==> flow/design.v <==
module riscv_pipe (
	input  wire        CLK,
	input  wire        RSTn,
	output wire [11:0] I_MEM_ADDR,
	input  wire [31:0] I_MEM_DI,
	output wire [11:0] D_MEM_ADDR,
	output wire [31:0] D_MEM_DOUT,
	input  wire [31:0] D_MEM_DI,
	output wire        D_MEM_WEN,
	output wire        RF_WE,
	output wire [4:0]  RF_WA,
	output wire [31:0] RF_WD,
	output wire        HALT
);
	wire [4:0]  ra1, ra2;
	wire [31:0] rd1, rd2;
	RISCV_TOP core (
		.CLK         (CLK),
		.RSTn        (RSTn),
		.I_MEM_CSN   (),
		.I_MEM_DI    (I_MEM_DI),
		.I_MEM_ADDR  (I_MEM_ADDR),
		.D_MEM_CSN   (),
		.D_MEM_DI    (D_MEM_DI),
		.D_MEM_DOUT  (D_MEM_DOUT),
		.D_MEM_ADDR  (D_MEM_ADDR),
		.D_MEM_WEN   (D_MEM_WEN),
		.D_MEM_BE    (),
		.RF_WE       (RF_WE),
		.RF_RA1      (ra1),
		.RF_RA2      (ra2),
		.RF_WA1      (RF_WA),
		.RF_RD1      (rd1),
		.RF_RD2      (rd2),
		.RF_WD       (RF_WD),
		.HALT        (HALT),
		.OUTPUT_PORT ()
	);
	REG_FILE #(
		.DWIDTH (32),
		.MDEPTH (32),
		.AWIDTH (5)
	) rf (
		.CLK  (CLK),
		.WE   (RF_WE),
		.RSTn (RSTn),
		.RA1  (ra1),
		.RA2  (ra2),
		.WA   (RF_WA),
		.WD   (RF_WD),
		.RD1  (rd1),
		.RD2  (rd2)
	);
endmodule
module RISCV_TOP (
	input wire CLK,
	input wire RSTn,
	output wire I_MEM_CSN,
	input wire [31:0] I_MEM_DI, 
	output reg [11:0] I_MEM_ADDR, 
	output wire D_MEM_CSN,
	input wire [31:0] D_MEM_DI,
	output wire [31:0] D_MEM_DOUT,
	output wire [11:0] D_MEM_ADDR, 
	output wire D_MEM_WEN,
	output wire [3:0] D_MEM_BE,
	output wire RF_WE,
	output wire [4:0] RF_RA1,
	output wire [4:0] RF_RA2,
	output wire [4:0] RF_WA1,
	input wire [31:0] RF_RD1,
	input wire [31:0] RF_RD2,
	output wire [31:0] RF_WD,
	output wire HALT,                    
	output wire [31:0] OUTPUT_PORT       
	);
	assign OUTPUT_PORT = RF_WD;
	reg [11:0] pc;
	reg [11:0] pc1;
	reg [11:0] pc2;
	wire [11:0] Added_pc;
	reg [11:0] Added_pc1;
	reg [11:0] Added_pc2;
	reg [31:0] Added_pc3;
	reg [11:0] nxt_pc;
	reg [31:0] inst;	
	reg [4:0] rd1;
	reg [4:0] rd2;
	reg [4:0] rd3;
	reg [31:0] immed;
	reg [11:0] immed1;	
	reg [31:0] A;
	reg [31:0] B;
	reg [31:0] rt1;
	reg [31:0] rt2;
	reg [31:0] result;
	reg [31:0] ALUOut;
	reg [31:0] preMEMOut;
	reg [31:0] MEMOut;
	reg [1:0] PCSrc;
	reg RegWrite1;
	reg RegWrite2;
	reg RegWrite; 
	reg [2:0] ASrc;
	reg [2:0] BSrc;
	reg [1:0] rtSrc;
	reg [3:0] ALUOP;
	reg [1:0] MEMOutSrc1;
	reg [1:0] MEMOutSrc;
	reg JAL;
	reg JAL1;
	reg JALR;
	reg JALR1;
	reg Branch;
	reg MEMWrite1;
	reg MEMWrite;
	reg LW;
	reg Stall;
	reg Finish;
	reg NOP1;
	reg NOP2;
	reg NOP3;
	reg NOP;
	assign HALT = ((inst == 32'h00008067) && (Finish == 1'b1))? 1'b1 : 1'b0;
	always @(posedge CLK) begin
		if (RSTn == 1'b0) pc <= 12'b0;
		else if (Stall == 1'b1) pc <= pc;
		else pc <= nxt_pc;
	end
	always @(posedge CLK) begin
		if (Stall == 1'b1) pc1 <= pc1;
		else pc1 <= pc;
	end
	always @(posedge CLK) begin
		pc2 <= pc1;
	end
	always @(posedge CLK) begin
		immed1 <= immed[11:0];
	end
	assign Added_pc = pc + 4;
	always @(posedge CLK) begin
		if (Stall == 1'b1) Added_pc1 <= Added_pc1;
		else Added_pc1 <= Added_pc;
	end
	always @(posedge CLK) begin
		Added_pc2 <= Added_pc1;
	end
	always @(posedge CLK) begin
		Added_pc3 <= {{21{Added_pc2[11]}},Added_pc2[10:0]};
	end
	always @(*) begin
		if ((JAL1 == 1'b1) || ((Branch == 1'b1) && (result[0] == 1'b1))) PCSrc = 2'b01;
		else if (JALR1 == 1'b1) PCSrc = 2'b10;
		else PCSrc = 2'b00;
	end
	always @(*) begin
		case (PCSrc)
			2'b01: nxt_pc = pc2 + immed1;
			2'b10: nxt_pc = result[11:0];
			default: nxt_pc = Added_pc;
		endcase
	end
	always @(*) I_MEM_ADDR = pc;
	assign I_MEM_CSN = ~RSTn;
	always @(posedge CLK) begin
		if (RSTn == 1'b0) begin
			inst <= 32'h00000013;
			NOP1 <= 1'b1;
		end
		else if ((JAL == 1'b1) || (JALR == 1'b1) || (JAL1 == 1'b1) || (JALR1 == 1'b1) || ((Branch == 1'b1) && (result[0] == 1'b1))) begin
			inst <= 32'h00000013;
			NOP1 <= 1'b1;
		end
		else if (Stall == 1'b1) begin
			inst <= inst;
			NOP1 <= NOP1;
		end
		else begin
			inst <= I_MEM_DI;
			NOP1 <= 1'b0;
		end
	end
	assign RF_RA1 = inst[19:15];
	assign RF_RA2 = inst[24:20];
	always @(posedge CLK) begin
		rd1 <= inst[11:7];
	end
	always @(posedge CLK) begin
		rd2 <= rd1;
	end
	always @(posedge CLK) begin
		rd3 <= rd2;
	end
	assign RF_WA1 = rd3;
	assign RF_WD = MEMOut;
	always @(*) begin
		if (((inst[6:0] == 7'b0010011) && (inst[14:12] != 3'b101) && (inst[14:12] != 3'b001)) || (inst[6:0] == 7'b0000011) || (inst[6:0] == 7'b1100111)) 
			immed = {{21{inst[31]}},inst[30:20]};
		else if (inst[6:0] == 7'b1100011) 
			immed = {{20{inst[31]}},inst[7],inst[30:25],inst[11:8],1'b0};
		else if (inst[6:0] == 7'b0100011) 
			immed = {{21{inst[31]}},inst[30:25],inst[11:8],inst[7]};
		else if (inst[6:0] == 7'b1101111) 
			immed = {{12{inst[31]}},inst[19:12],inst[20],inst[30:21],1'b0};
		else if ((inst[6:0] == 7'b0010011) && ((inst[14:12] == 3'b101) || (inst[14:12] == 3'b001))) 
			immed = {{28{inst[24]}},inst[23:20]};
		else 
			immed = {32{1'b0}};
	end
	assign RF_WE = RegWrite;
	always @(posedge CLK) begin
		if (RSTn == 1'b0) RegWrite2 <= 1'b0;
		else RegWrite2 <= RegWrite1;
	end
	always @(posedge CLK) begin
		if (RSTn == 1'b0) RegWrite <= 1'b0;
		else RegWrite <= RegWrite2;
	end
	always @(posedge CLK) begin
		if (RSTn == 1'b0) RegWrite1 <= 1'b0;
		else if ((inst[6:0] == 7'b1100011) || (inst[6:0] == 7'b0100011) || ((Branch == 1'b1) && (result[0] == 1'b1)) || (Stall == 1'b1)) RegWrite1 <= 1'b0;
		else RegWrite1 <= 1'b1;
	end
	always @(*) begin
		if (inst[6:0] == 7'b1100111) JALR = 1'b1;
		else JALR = 1'b0;
	end
	always @(posedge CLK) begin
		if ((RSTn == 1'b0) || ((Branch == 1'b1) && (result[0] == 1'b1)) || (Stall == 1'b1)) JALR1 <=1'b0;
		else JALR1 <= JALR;
	end
	always @(*) begin
		if (inst[6:0] == 7'b1101111) JAL = 1'b1;
		else JAL = 1'b0;
	end
	always @(posedge CLK) begin
		if ((RSTn == 1'b0) || ((Branch == 1'b1) && (result[0] == 1'b1)) || (Stall == 1'b1)) JAL1 <=1'b0;
		else JAL1 <= JAL;
	end
	always @(posedge CLK) begin
		if ((RSTn == 1'b1) && (inst[6:0] == 7'b1100011) && ((Branch == 1'b0) || (result[0] == 1'b0)) && (Stall == 1'b0)) Branch <= 1'b1;
		else Branch <= 1'b0;
	end
	always @(posedge CLK) begin
		if ((RSTn == 1'b1) && (inst[6:0] == 7'b0000011) && ((Branch == 1'b0) || (result[0] == 1'b0)) && (Stall == 1'b0)) LW <= 1'b1;
		else LW <= 1'b0;
	end
	always @(posedge CLK) begin
		if ((RSTn == 1'b1) && (inst == 32'h00c00093) && ((Branch == 1'b0) || (result[0] == 1'b0)) && (Stall == 1'b0)) Finish <= 1'b1;
		else Finish <= 1'b0;
	end
	always @(posedge CLK) begin
		if ((RSTn == 1'b0) || ((Branch == 1'b1) && (result[0] == 1'b1)) || (Stall == 1'b1)) NOP2 <= 1'b1;
		else NOP2 <= NOP1;
	end
	always @(posedge CLK) begin
		NOP3 <= NOP2;
	end
	always @(posedge CLK) begin
		NOP <= NOP3;
	end
	always @(*) begin
		if ((RegWrite1 == 1'b1) && (inst[19:15] == rd1) && (inst[19:15] != 5'b00000) && (inst[6:0] != 7'b1101111) && (LW == 1'b1)) Stall = 1'b1;
		else if ((RegWrite1 == 1'b1) && (inst[24:20] == rd1) && (inst[24:20] != 5'b00000) && ((inst[6:0] == 7'b0100011) || (inst[6:0] == 7'b0110011) || (inst[6:0] == 7'b1100011)) && (LW == 1'b1)) Stall = 1'b1;
		else Stall = 1'b0;
	end
	always @(*) begin
		if ((RegWrite1 == 1'b1) && (inst[19:15] == rd1) && (inst[19:15] != 5'b00000) && (inst[6:0] != 7'b1101111) && (JAL1 != 1'b1) && (JALR1 != 1'b1)) ASrc = 3'b001;
		else if ((RegWrite2 == 1'b1) && (inst[19:15] == rd2) && (inst[19:15] != 5'b00000) && (inst[6:0] != 7'b1101111)) ASrc = 3'b010;
		else if ((RegWrite == 1'b1) && (inst[19:15] == rd3) && (inst[19:15] != 5'b00000) && (inst[6:0] != 7'b1101111)) ASrc = 3'b011;
		else if((RegWrite1 == 1'b1) && (inst[19:15] == rd1) && (inst[19:15] != 5'b00000) && (inst[6:0] != 7'b1101111) && ((JAL1 == 1'b1) || (JALR1 == 1'b1))) ASrc = 3'b100;
		else ASrc = 3'b000;
	end
	always @(*) begin
		if ((RegWrite1 == 1'b1) && (inst[24:20] == rd1) && (inst[24:20] != 5'b00000) && ((inst[6:0] == 7'b0110011) || (inst[6:0] == 7'b1100011)) && (JAL1 != 1'b1) && (JALR1 != 1'b1)) BSrc = 3'b010;
		else if ((RegWrite2 == 1'b1) && (inst[24:20] == rd2) && (inst[24:20] != 5'b00000) && ((inst[6:0] == 7'b0110011) || (inst[6:0] == 7'b1100011))) BSrc = 3'b011;
		else if ((RegWrite == 1'b1) && (inst[24:20] == rd3) && (inst[24:20] != 5'b00000) && ((inst[6:0] == 7'b0110011) || (inst[6:0] == 7'b1100011))) BSrc = 3'b100;
		else if ((RegWrite1 == 1'b1) && (inst[24:20] == rd1) && (inst[24:20] != 5'b00000) && ((inst[6:0] == 7'b0110011) || (inst[6:0] == 7'b1100011)) && ((JAL1 == 1'b1) || (JALR1 == 1'b1))) BSrc = 3'b101;
		else if ((inst[6:0] == 7'b0110011) || (inst[6:0] == 7'b1100011)) BSrc = 3'b000;
		else BSrc = 3'b001;	
	end
	always @(*) begin
		if ((RegWrite1 == 1'b1) && (inst[24:20] == rd1) && (inst[24:20] != 5'b00000)) rtSrc = 2'b01;
		else if ((RegWrite2 == 1'b1) && (inst[24:20] == rd2) && (inst[24:20] != 5'b00000)) rtSrc = 2'b10;
		else if ((RegWrite == 1'b1) && (inst[24:20] == rd3) && (inst[24:20] != 5'b00000)) rtSrc = 2'b11;
		else rtSrc = 2'b00;	
	end
	always @(posedge CLK) begin
		case (ASrc)
			3'b000: A <= RF_RD1;		
			3'b001: A <= result;
			3'b010: A <= preMEMOut;
			3'b011: A <= MEMOut;
			default: A <= Added_pc2;
		endcase
	end
	always @(posedge CLK) begin
		case (BSrc)
			3'b000: B <= RF_RD2;	
			3'b001: B <= immed;		
			3'b010: B <= result;
			3'b011: B <= preMEMOut;
			3'b100: B <= MEMOut;
			default: B <= Added_pc2;
		endcase
	end
	always @(posedge CLK) begin
		case (rtSrc)
			2'b00: rt1 <= RF_RD2;		
			2'b01: rt1 <= result;
			2'b10: rt1 <= preMEMOut;
			default: rt1 <= MEMOut;
		endcase
	end
	always @(posedge CLK) begin
		rt2 <= rt1;
	end
	always @(posedge CLK) begin
		if ((inst[6:0] == 7'b1101111) || (inst[6:0] == 7'b0000011) || (inst[6:0] == 7'b0100011) || ((inst[6:0] == 7'b0110011) && (inst[14:12] == 3'b000) && (inst[30] == 1'b0)) || ((inst[6:0] == 7'b0010011) && (inst[14:12] == 3'b000)))              
			ALUOP <= 4'b0000;
		else if ((inst[6:0] == 7'b0110011) && (inst[14:12] == 3'b000)  && (inst[30] == 1'b1))
			ALUOP <= 4'b0001;
		else if (((inst[6:0] == 7'b0110011) && (inst[14:12] == 3'b111)) || ((inst[6:0] == 7'b0010011) && (inst[14:12] == 3'b111))) 
			ALUOP <= 4'b0010;
		else if (((inst[6:0] == 7'b0110011) && (inst[14:12] == 3'b110)) || ((inst[6:0] == 7'b0010011) && (inst[14:12] == 3'b110))) 
			ALUOP <= 4'b0011;
		else if (((inst[6:0] == 7'b0110011) && (inst[14:12] == 3'b100)) || ((inst[6:0] == 7'b0010011) && (inst[14:12] == 3'b100))) 
			ALUOP <= 4'b0100;
		else if (((inst[6:0] == 7'b0110011) && (inst[14:12] == 3'b010)) || ((inst[6:0] == 7'b0010011) && (inst[14:12] == 3'b010)) || ((inst[6:0] == 7'b1100011) && (inst[14:12] == 3'b100))) 
			ALUOP <= 4'b0101;
		else if (((inst[6:0] == 7'b0110011) && (inst[14:12] == 3'b011)) || ((inst[6:0] == 7'b0010011) && (inst[14:12] == 3'b011)) || ((inst[6:0] == 7'b1100011) && (inst[14:12] == 3'b110))) 
			ALUOP <= 4'b0110;
		else if (((inst[6:0] == 7'b0110011) && (inst[14:12] == 3'b101) && (inst[30] == 1'b1)) || ((inst[6:0] == 7'b0010011) && (inst[14:12] == 3'b101) && (inst[30] == 1'b1)))              
			ALUOP <= 4'b0111;
		else if (((inst[6:0] == 7'b0110011) && (inst[14:12] == 3'b101) && (inst[30] == 1'b0)) || ((inst[6:0] == 7'b0010011) && (inst[14:12] == 3'b101) && (inst[30] == 1'b0)))              
			ALUOP <= 4'b1000;
		else if (((inst[6:0] == 7'b0110011) && (inst[14:12] == 3'b001)) || ((inst[6:0] == 7'b0010011) && (inst[14:12] == 3'b001)))              
			ALUOP <= 4'b1001;
		else if ((inst[6:0] == 7'b1100011) && (inst[14:12] == 3'b000)) 
			ALUOP <= 4'b1010;
		else if ((inst[6:0] == 7'b1100011) && (inst[14:12] == 3'b001)) 
			ALUOP <= 4'b1011;
		else if ((inst[6:0] == 7'b1100011) && (inst[14:12] == 3'b101)) 
			ALUOP <= 4'b1100;
		else if ((inst[6:0] == 7'b1100011) && (inst[14:12] == 3'b111)) 
			ALUOP <= 4'b1101;
		else if (inst[6:0] == 7'b1100111)
			ALUOP <= 4'b1110;
		else 
			ALUOP <= 4'b1111;
	end
	always @(*) begin
		case (ALUOP)
			4'b0000 : result = A + B;
			4'b0001 : result = A - B;
			4'b0010 : result = A & B;
			4'b0011 : result = A | B;
			4'b0100 : result = A ^ B;
			4'b0101 : result = $signed(A) < $signed(B);
			4'b0110 : result = A < B;
			4'b0111 : result = $signed(A) >>> B[4:0];
			4'b1000 : result = A >> B[4:0];
			4'b1001 : result = A << B[4:0];
			4'b1010 : result = A == B;
			4'b1011 : result = A != B;
			4'b1100 : result = $signed(A) >= $signed(B);
			4'b1101 : result = A >= B;
			4'b1110 : result = (A + B) & 32'hfffffffe;
			default : result = 0;
		endcase
	end
	always @(posedge CLK) begin
		ALUOut <= result;
	end
	assign D_MEM_ADDR = ALUOut[11:0];
	assign D_MEM_DOUT = rt2;
	assign D_MEM_CSN = ~RSTn;
	assign D_MEM_WEN = ~MEMWrite;
	assign D_MEM_BE = 4'b1111;
	always @(posedge CLK) begin
		if ((RSTn == 1'b1) && (inst[6:0] == 7'b0100011) && ((Branch == 1'b0) || (result[0] == 1'b0)) && (Stall == 1'b0)) MEMWrite1 <= 1'b1;
		else MEMWrite1 <= 1'b0;
	end
	always @(posedge CLK) begin
		if (RSTn == 1'b0) MEMWrite <= 1'b0;
		else MEMWrite <= MEMWrite1;
	end
	always @(posedge CLK)begin
		if ((inst[6:0] == 7'b1101111) || (inst[6:0] == 7'b1100111)) MEMOutSrc1 <= 2'b10;
		else if (inst[6:0] == 7'b0000011) MEMOutSrc1 <= 2'b01;
		else MEMOutSrc1 <= 2'b00;
	end 
	always @(posedge CLK) begin
		MEMOutSrc <= MEMOutSrc1;
	end
	always @(*) begin
		case (MEMOutSrc)
			2'b00: preMEMOut = ALUOut;		
			2'b01: preMEMOut = D_MEM_DI;
			default: preMEMOut = Added_pc3;
		endcase
	end
	always @(posedge CLK) begin
		MEMOut <= preMEMOut;
	end
endmodule 
module REG_FILE #(
	parameter DWIDTH = 32,
	parameter MDEPTH = 32,
	parameter AWIDTH = 5
)  (
	input wire CLK,
	input wire WE,
	input wire RSTn,
	input wire [AWIDTH-1:0] RA1, RA2, WA,
	input wire [DWIDTH-1:0] WD,
	output wire [DWIDTH-1:0] RD1, RD2
);
	reg [DWIDTH-1:0] RF [MDEPTH-1:0];
	assign RD1 = RF[RA1];
	assign RD2 = RF[RA2];
	always @(posedge CLK)
	begin
		if (~RSTn)
    		begin
			RF[0] <= 32'b0;
			RF[2] <= 32'hF00;
			RF[3] <= 32'h100;
			RF[1] <= 32'b0;
			RF[4] <= 32'b0;
			RF[5] <= 32'b0;
			RF[6] <= 32'b0;
			RF[7] <= 32'b0;
			RF[8] <= 32'b0;
			RF[9] <= 32'b0;
			RF[10] <= 32'b0;
			RF[11] <= 32'b0;
			RF[12] <= 32'b0;
			RF[13] <= 32'b0;
			RF[14] <= 32'b0;
			RF[15] <= 32'b0;
			RF[16] <= 32'b0;
			RF[17] <= 32'b0;
			RF[18] <= 32'b0;
			RF[19] <= 32'b0;
			RF[20] <= 32'b0;
			RF[21] <= 32'b0;
			RF[22] <= 32'b0;
			RF[23] <= 32'b0;
			RF[24] <= 32'b0;
			RF[25] <= 32'b0;
			RF[26] <= 32'b0;
			RF[27] <= 32'b0;
			RF[28] <= 32'b0;
			RF[29] <= 32'b0;
			RF[30] <= 32'b0;
			RF[31] <= 32'b0;
		end
		else if(WE && (WA != {AWIDTH{1'b0}}))
		begin
        		RF[WA] <= WD;
    		end
	end
endmodule
== Reports on riscv_pipe ==
Tool output for the design above, in the order of the flow.
Line numbers count from 1 in the design file above.
Operators carry their Yosys type and port widths (W data, S select, Z words).
Cell names lack the library's common part.
The mark -- stands for no value.
Inputs
  top module: riscv_pipe
  clock input: CLK
  library: sky130hd
  corner: tt_025C_1v80

== Elaborated design ==
Counts by Yosys on the flattened word-level netlist (proc, flatten, opt, wreduce; memories kept). Print and check cells are left out.
Memory sizes are those after Yosys's memory passes, which may raise the word count (mostly to a power of two), join words into wider ones and drop unused or constant bits.
Storage and ports
  memory cells: 1
  cells after elaboration: 289
  RAM bits: 1024
  output and inout port bits: 96
  bits in registers: 341
  input port bits: 66
Memories
  rf.RF: depth 32, width 32, line 419  | reg [DWIDTH-1:0] RF [MDEPTH-1:0];
Operators by class
  bitwise operators: 11
  mux-type cells: 61
  $add $sub $neg: 4
  order comparisons: 4
  shifts and indexed selects: 3
  equal/unequal tests: 53
  reductions and logical operators: 119
Operators by type and width (count)
  $pmux W32 S15: 1
  $mux W32: 7
  $pmux W32 S5: 1
  $pmux W32 S4: 1
  $pmux W32 S3: 1
  $logic_and A1 B1 Y1: 73
  $ge A32 B32 Y1: 2
  $lt A32 B32 Y1: 2
  $pmux W32 S2: 1
  $mux W3: 12
  $logic_or A1 B1 Y1: 33
  $eq A32 B16 Y1 const B: 1
  $eq A32 B24 Y1 const B: 1
  $add A32 B32 Y32: 1
  $sub A32 B32 Y32: 1
  $eq A32 B32 Y1: 1
  $ne A32 B32 Y1: 1
  $and A32 B32 Y32: 1
  $or A32 B32 Y32: 1
  $xor A32 B32 Y32: 1
  $shl A32 B5 Y32: 1
  $shr A32 B5 Y32: 1
  $sshr A32 B5 Y32: 1
  $eq A5 B5 Y1: 6
  $mux W5: 6
  $eq A4 B4 Y1 const B: 7
  $pmux W12 S2: 1
  $mux W4: 6
Not listed: further kinds 27, cells in them 83.

== Logic depth ==
Longest topological path by Yosys (ltp), each cell counted once; first at word level (registers and memories cut), then after technology mapping (sequential cells cut; the memories' decode and read muxes count).
Depth
  word-level depth: 15
  ABC_AREA: 0
  mapped depth: 19

== Netlist ==
Source: synth_stat.txt of the flow (Yosys; design flattened, memories mapped). It holds for the ABC_AREA given above (unset counts as 0); a run with the other value may have another netlist.
Cell types
  edfxtp_1: count 1046, total area 3.14E+04 um2
  mux4_2: count 688, total area 1.55E+04 um2
  dfxtp_1: count 336, total area 6.73E+03 um2
  and2_1: count 999, total area 6.25E+03 um2
  clkbuf_1: count 437, total area 1.64E+03 um2
  ha_1: count 109, total area 1.36E+03 um2
  a21oi_1: count 236, total area 1.18E+03 um2
  nor2_1: count 303, total area 1.14E+03 um2
  nand2_1: count 270, total area 1.01E+03 um2
  mux2i_1: count 80, total area 800.768 um2
  o21ai_0: count 148, total area 740.71 um2
  mux2_2: count 59, total area 664.387 um2
  a211oi_1: count 76, total area 570.547 um2
  inv_1: count 128, total area 480.461 um2
  o211ai_1: count 54, total area 405.389 um2
  a222oi_1: count 32, total area 320.307 um2
  buf_1: count 84, total area 315.302 um2
  a21o_1: count 41, total area 307.795 um2
Other cell types: 82; their cells: 703.
Synthesis totals
  cell area after synthesis: 76254.4 um2
  mapped cells: 5829
  flip-flops: 1382
  sequential part of the area: 38136.6 um2
The figures by module come from a second, unflattened synthesis with its own total; it is not the netlist above.
Second synthesis, totals
  cell total of the unflattened synthesis: 7287
  area (unflattened synthesis): 77827.1 um2
Each row is one instance without its submodules.
By module
  REG_FILE: area 55649.6 um2, cells 4610, sequential area 30749.5 um2, times used 1
  RISCV_TOP: area 22177.5 um2, cells 2677, sequential area 7186.9 um2, times used 1
  riscv_pipe: area 0.0 um2, cells 0, sequential area 0.0 um2, times used 1

== Worst setup path after synthesis ==
Source: OpenSTA report_checks on the synthesized netlist (no wires, ideal clock, input and output delay 20% of the period each), path of least setup slack; recovery checks are left aside. Register names are those of the netlist, which keeps one name where synthesis merged equal registers.
Timing after synthesis
  kind: input to register
  from: input RSTn
  to: memory rf.RF[30][0]
  delay of the path: 3.265 ns
  stages: 4
  path buffers: 2
  data required time: 6.034 ns
  external input delay: 1.300 ns
  path slack: 1.935 ns
  period: 6.5 ns
  arrival time: 4.099 ns
  synthesis period reached: 4.565 ns
"delay of the path" = arrival - input delay + setup time.
"stages": output pins that drive a net of the path, with the launching flip-flop's if there is one; two outputs of one cell count as two.
"synthesis period reached" is the clock period less the worst setup slack; recovery checks do not enter. This is arithmetic on one report: input and output delays are still those of the set period (20% each).
Between the ends stands the longest chain of elaborated cells between them, by number of cells; it is not shown to be the way that was timed. Of several equally long chains one is given.
A line is the first line of the expression or statement that the cell stems from. Yosys adds cells for indexed reads and writes and turns some case tables into memories.
Only ways into the end's enable, where the timed path ends, are counted here.
Between the ends, after synthesis
  path through: nand4b_1 > clkbuf_1 > clkbuf_1 > o21ai_0
  length of the longest elaborated chain: 1
  elaborated cells on any way between the ends: 3
  RTL lines with such cells: 1
RTL lines, path after synthesis
  start, declared: line 3  | input wire RSTn,
  $mux W5: line 424  | if (~RSTn)
  end, declared: line 419  | reg [DWIDTH-1:0] RF [MDEPTH-1:0];

== Timing after layout ==
From the final timing report of flow run A: the path of least setup slack in the routed layout; clock arrival at registers is part of the times.
Timing post-layout
  kind: register to register
  from: register core.B[0]
  to: register core.pc[1]
  period: 5.3 ns
  arrival time: 5.39 ns
  path slack: 0.56 ns
  stages: 13
  data required time: 5.95 ns
  path buffers: 2
Between the ends stands the longest chain of elaborated cells between them, by number of cells; it is not shown to be the way that was timed. Of several equally long chains one is given.
A register here has more assigning lines than the two given.
Between the ends, post-layout
  path through: dfxtp_2 > buf_4 > buf_4 > mux4_1 > mux2_2 > and4_1 > nor4_1 > nand4b_1 > a21oi_2 > a21boi_2 > or2_1 > a2111oi_0 > a311oi_1
  length of the longest elaborated chain: 7
  elaborated cells on any way between the ends: 21
RTL lines, path post-layout
  start, declared: line 93  | reg [31:0] B;
  start, assigned: line 300  | 3'b001: B <= immed;
  start, assigned: line 301  | 3'b010: B <= result;
  $ge A32 B32 Y1: line 367  | 4'b1101 : result = A >= B;
  $pmux W32 S15: line 353  | case (ALUOP)
  $logic_and A1 B1 Y1: line 152  | if ((JAL1 == 1'b1) || ((Branch == 1'b1) && (result[0] == 1'b1))) PCSrc = 2'b01;
  $logic_or A1 B1 Y1: line 152
  $mux W2: line 152
  $eq A2 B2 Y1: line 157  | case (PCSrc)
  $pmux W12 S2: line 157
  end, assigned: line 127  | else if (Stall == 1'b1) pc <= pc;
  end, assigned: line 128  | else pc <= nxt_pc;
  end, declared: line 78  | reg [11:0] pc;

Wiki page: riscv_pipe / flow data

Flow measurements of riscv_pipe on sky130hd: 2 stored runs with different settings, listed in no order. Input and output delays are each 20% of the period that was set; the output load is 0.01 pF.
"achieved clock period (ns)" is the run's clock period less its worst setup slack. It is reckoned from that one timing run; input and output delays stay at 20% of the period that was set.
"worst setup path time (ns)": the worst setup path's part of the clock period (all of it between registers, 20% less for each end at a port) less its slack. A launch clock that arrives late makes it longer, a capture clock that arrives late makes it shorter.
By "finish__power__total" is meant OpenSTA's value without simulated activity: inputs other than the clock are taken to toggle once in ten clock periods, and the tool carries that through the logic.

settings of flow run A
{
  "CORE_UTILIZATION": 40,
  "SETUP_SLACK_MARGIN": -0.22,
  "period_ns": 5.3,
  "CAP_MARGIN": 20,
  "CORE_MARGIN": 2,
  "SLEW_MARGIN": 20
}
report of flow run A
yosys chip area after synthesis (um^2): 76254.4
finish__design__die__area: 194146.0
finish__design__instance__area__stdcell: 86965.9
finish__design__instance__utilization: 0.4582
finish__timing__setup__ws: 0.565
finish__timing__setup__tns: 0.000
finish__timing__hold__ws: 0.322
finish__power__total: 2.978e-02
achieved clock period (ns): 4.735
worst setup path time (ns): 4.74
worst setup path kind: register to register

settings of flow run B
{
  "ABC_AREA": 1,
  "CAP_MARGIN": 35,
  "CELL_PAD_IN_SITES_DETAIL_PLACEMENT": 1,
  "CELL_PAD_IN_SITES_GLOBAL_PLACEMENT": 0,
  "CORE_ASPECT_RATIO": 1.03,
  "CORE_MARGIN": 6,
  "CORE_UTILIZATION": 44,
  "CTS_CLUSTER_DIAMETER": 177,
  "GPL_ROUTABILITY_DRIVEN": 0,
  "GPL_TIMING_DRIVEN": 1,
  "HOLD_SLACK_MARGIN": 0.06,
  "MAX_ROUTING_LAYER": "met4",
  "MIN_ROUTING_LAYER": "met2",
  "SLEW_MARGIN": 35,
  "period_ns": 5.35
}
report of flow run B: did not finish, route, GRT-0116
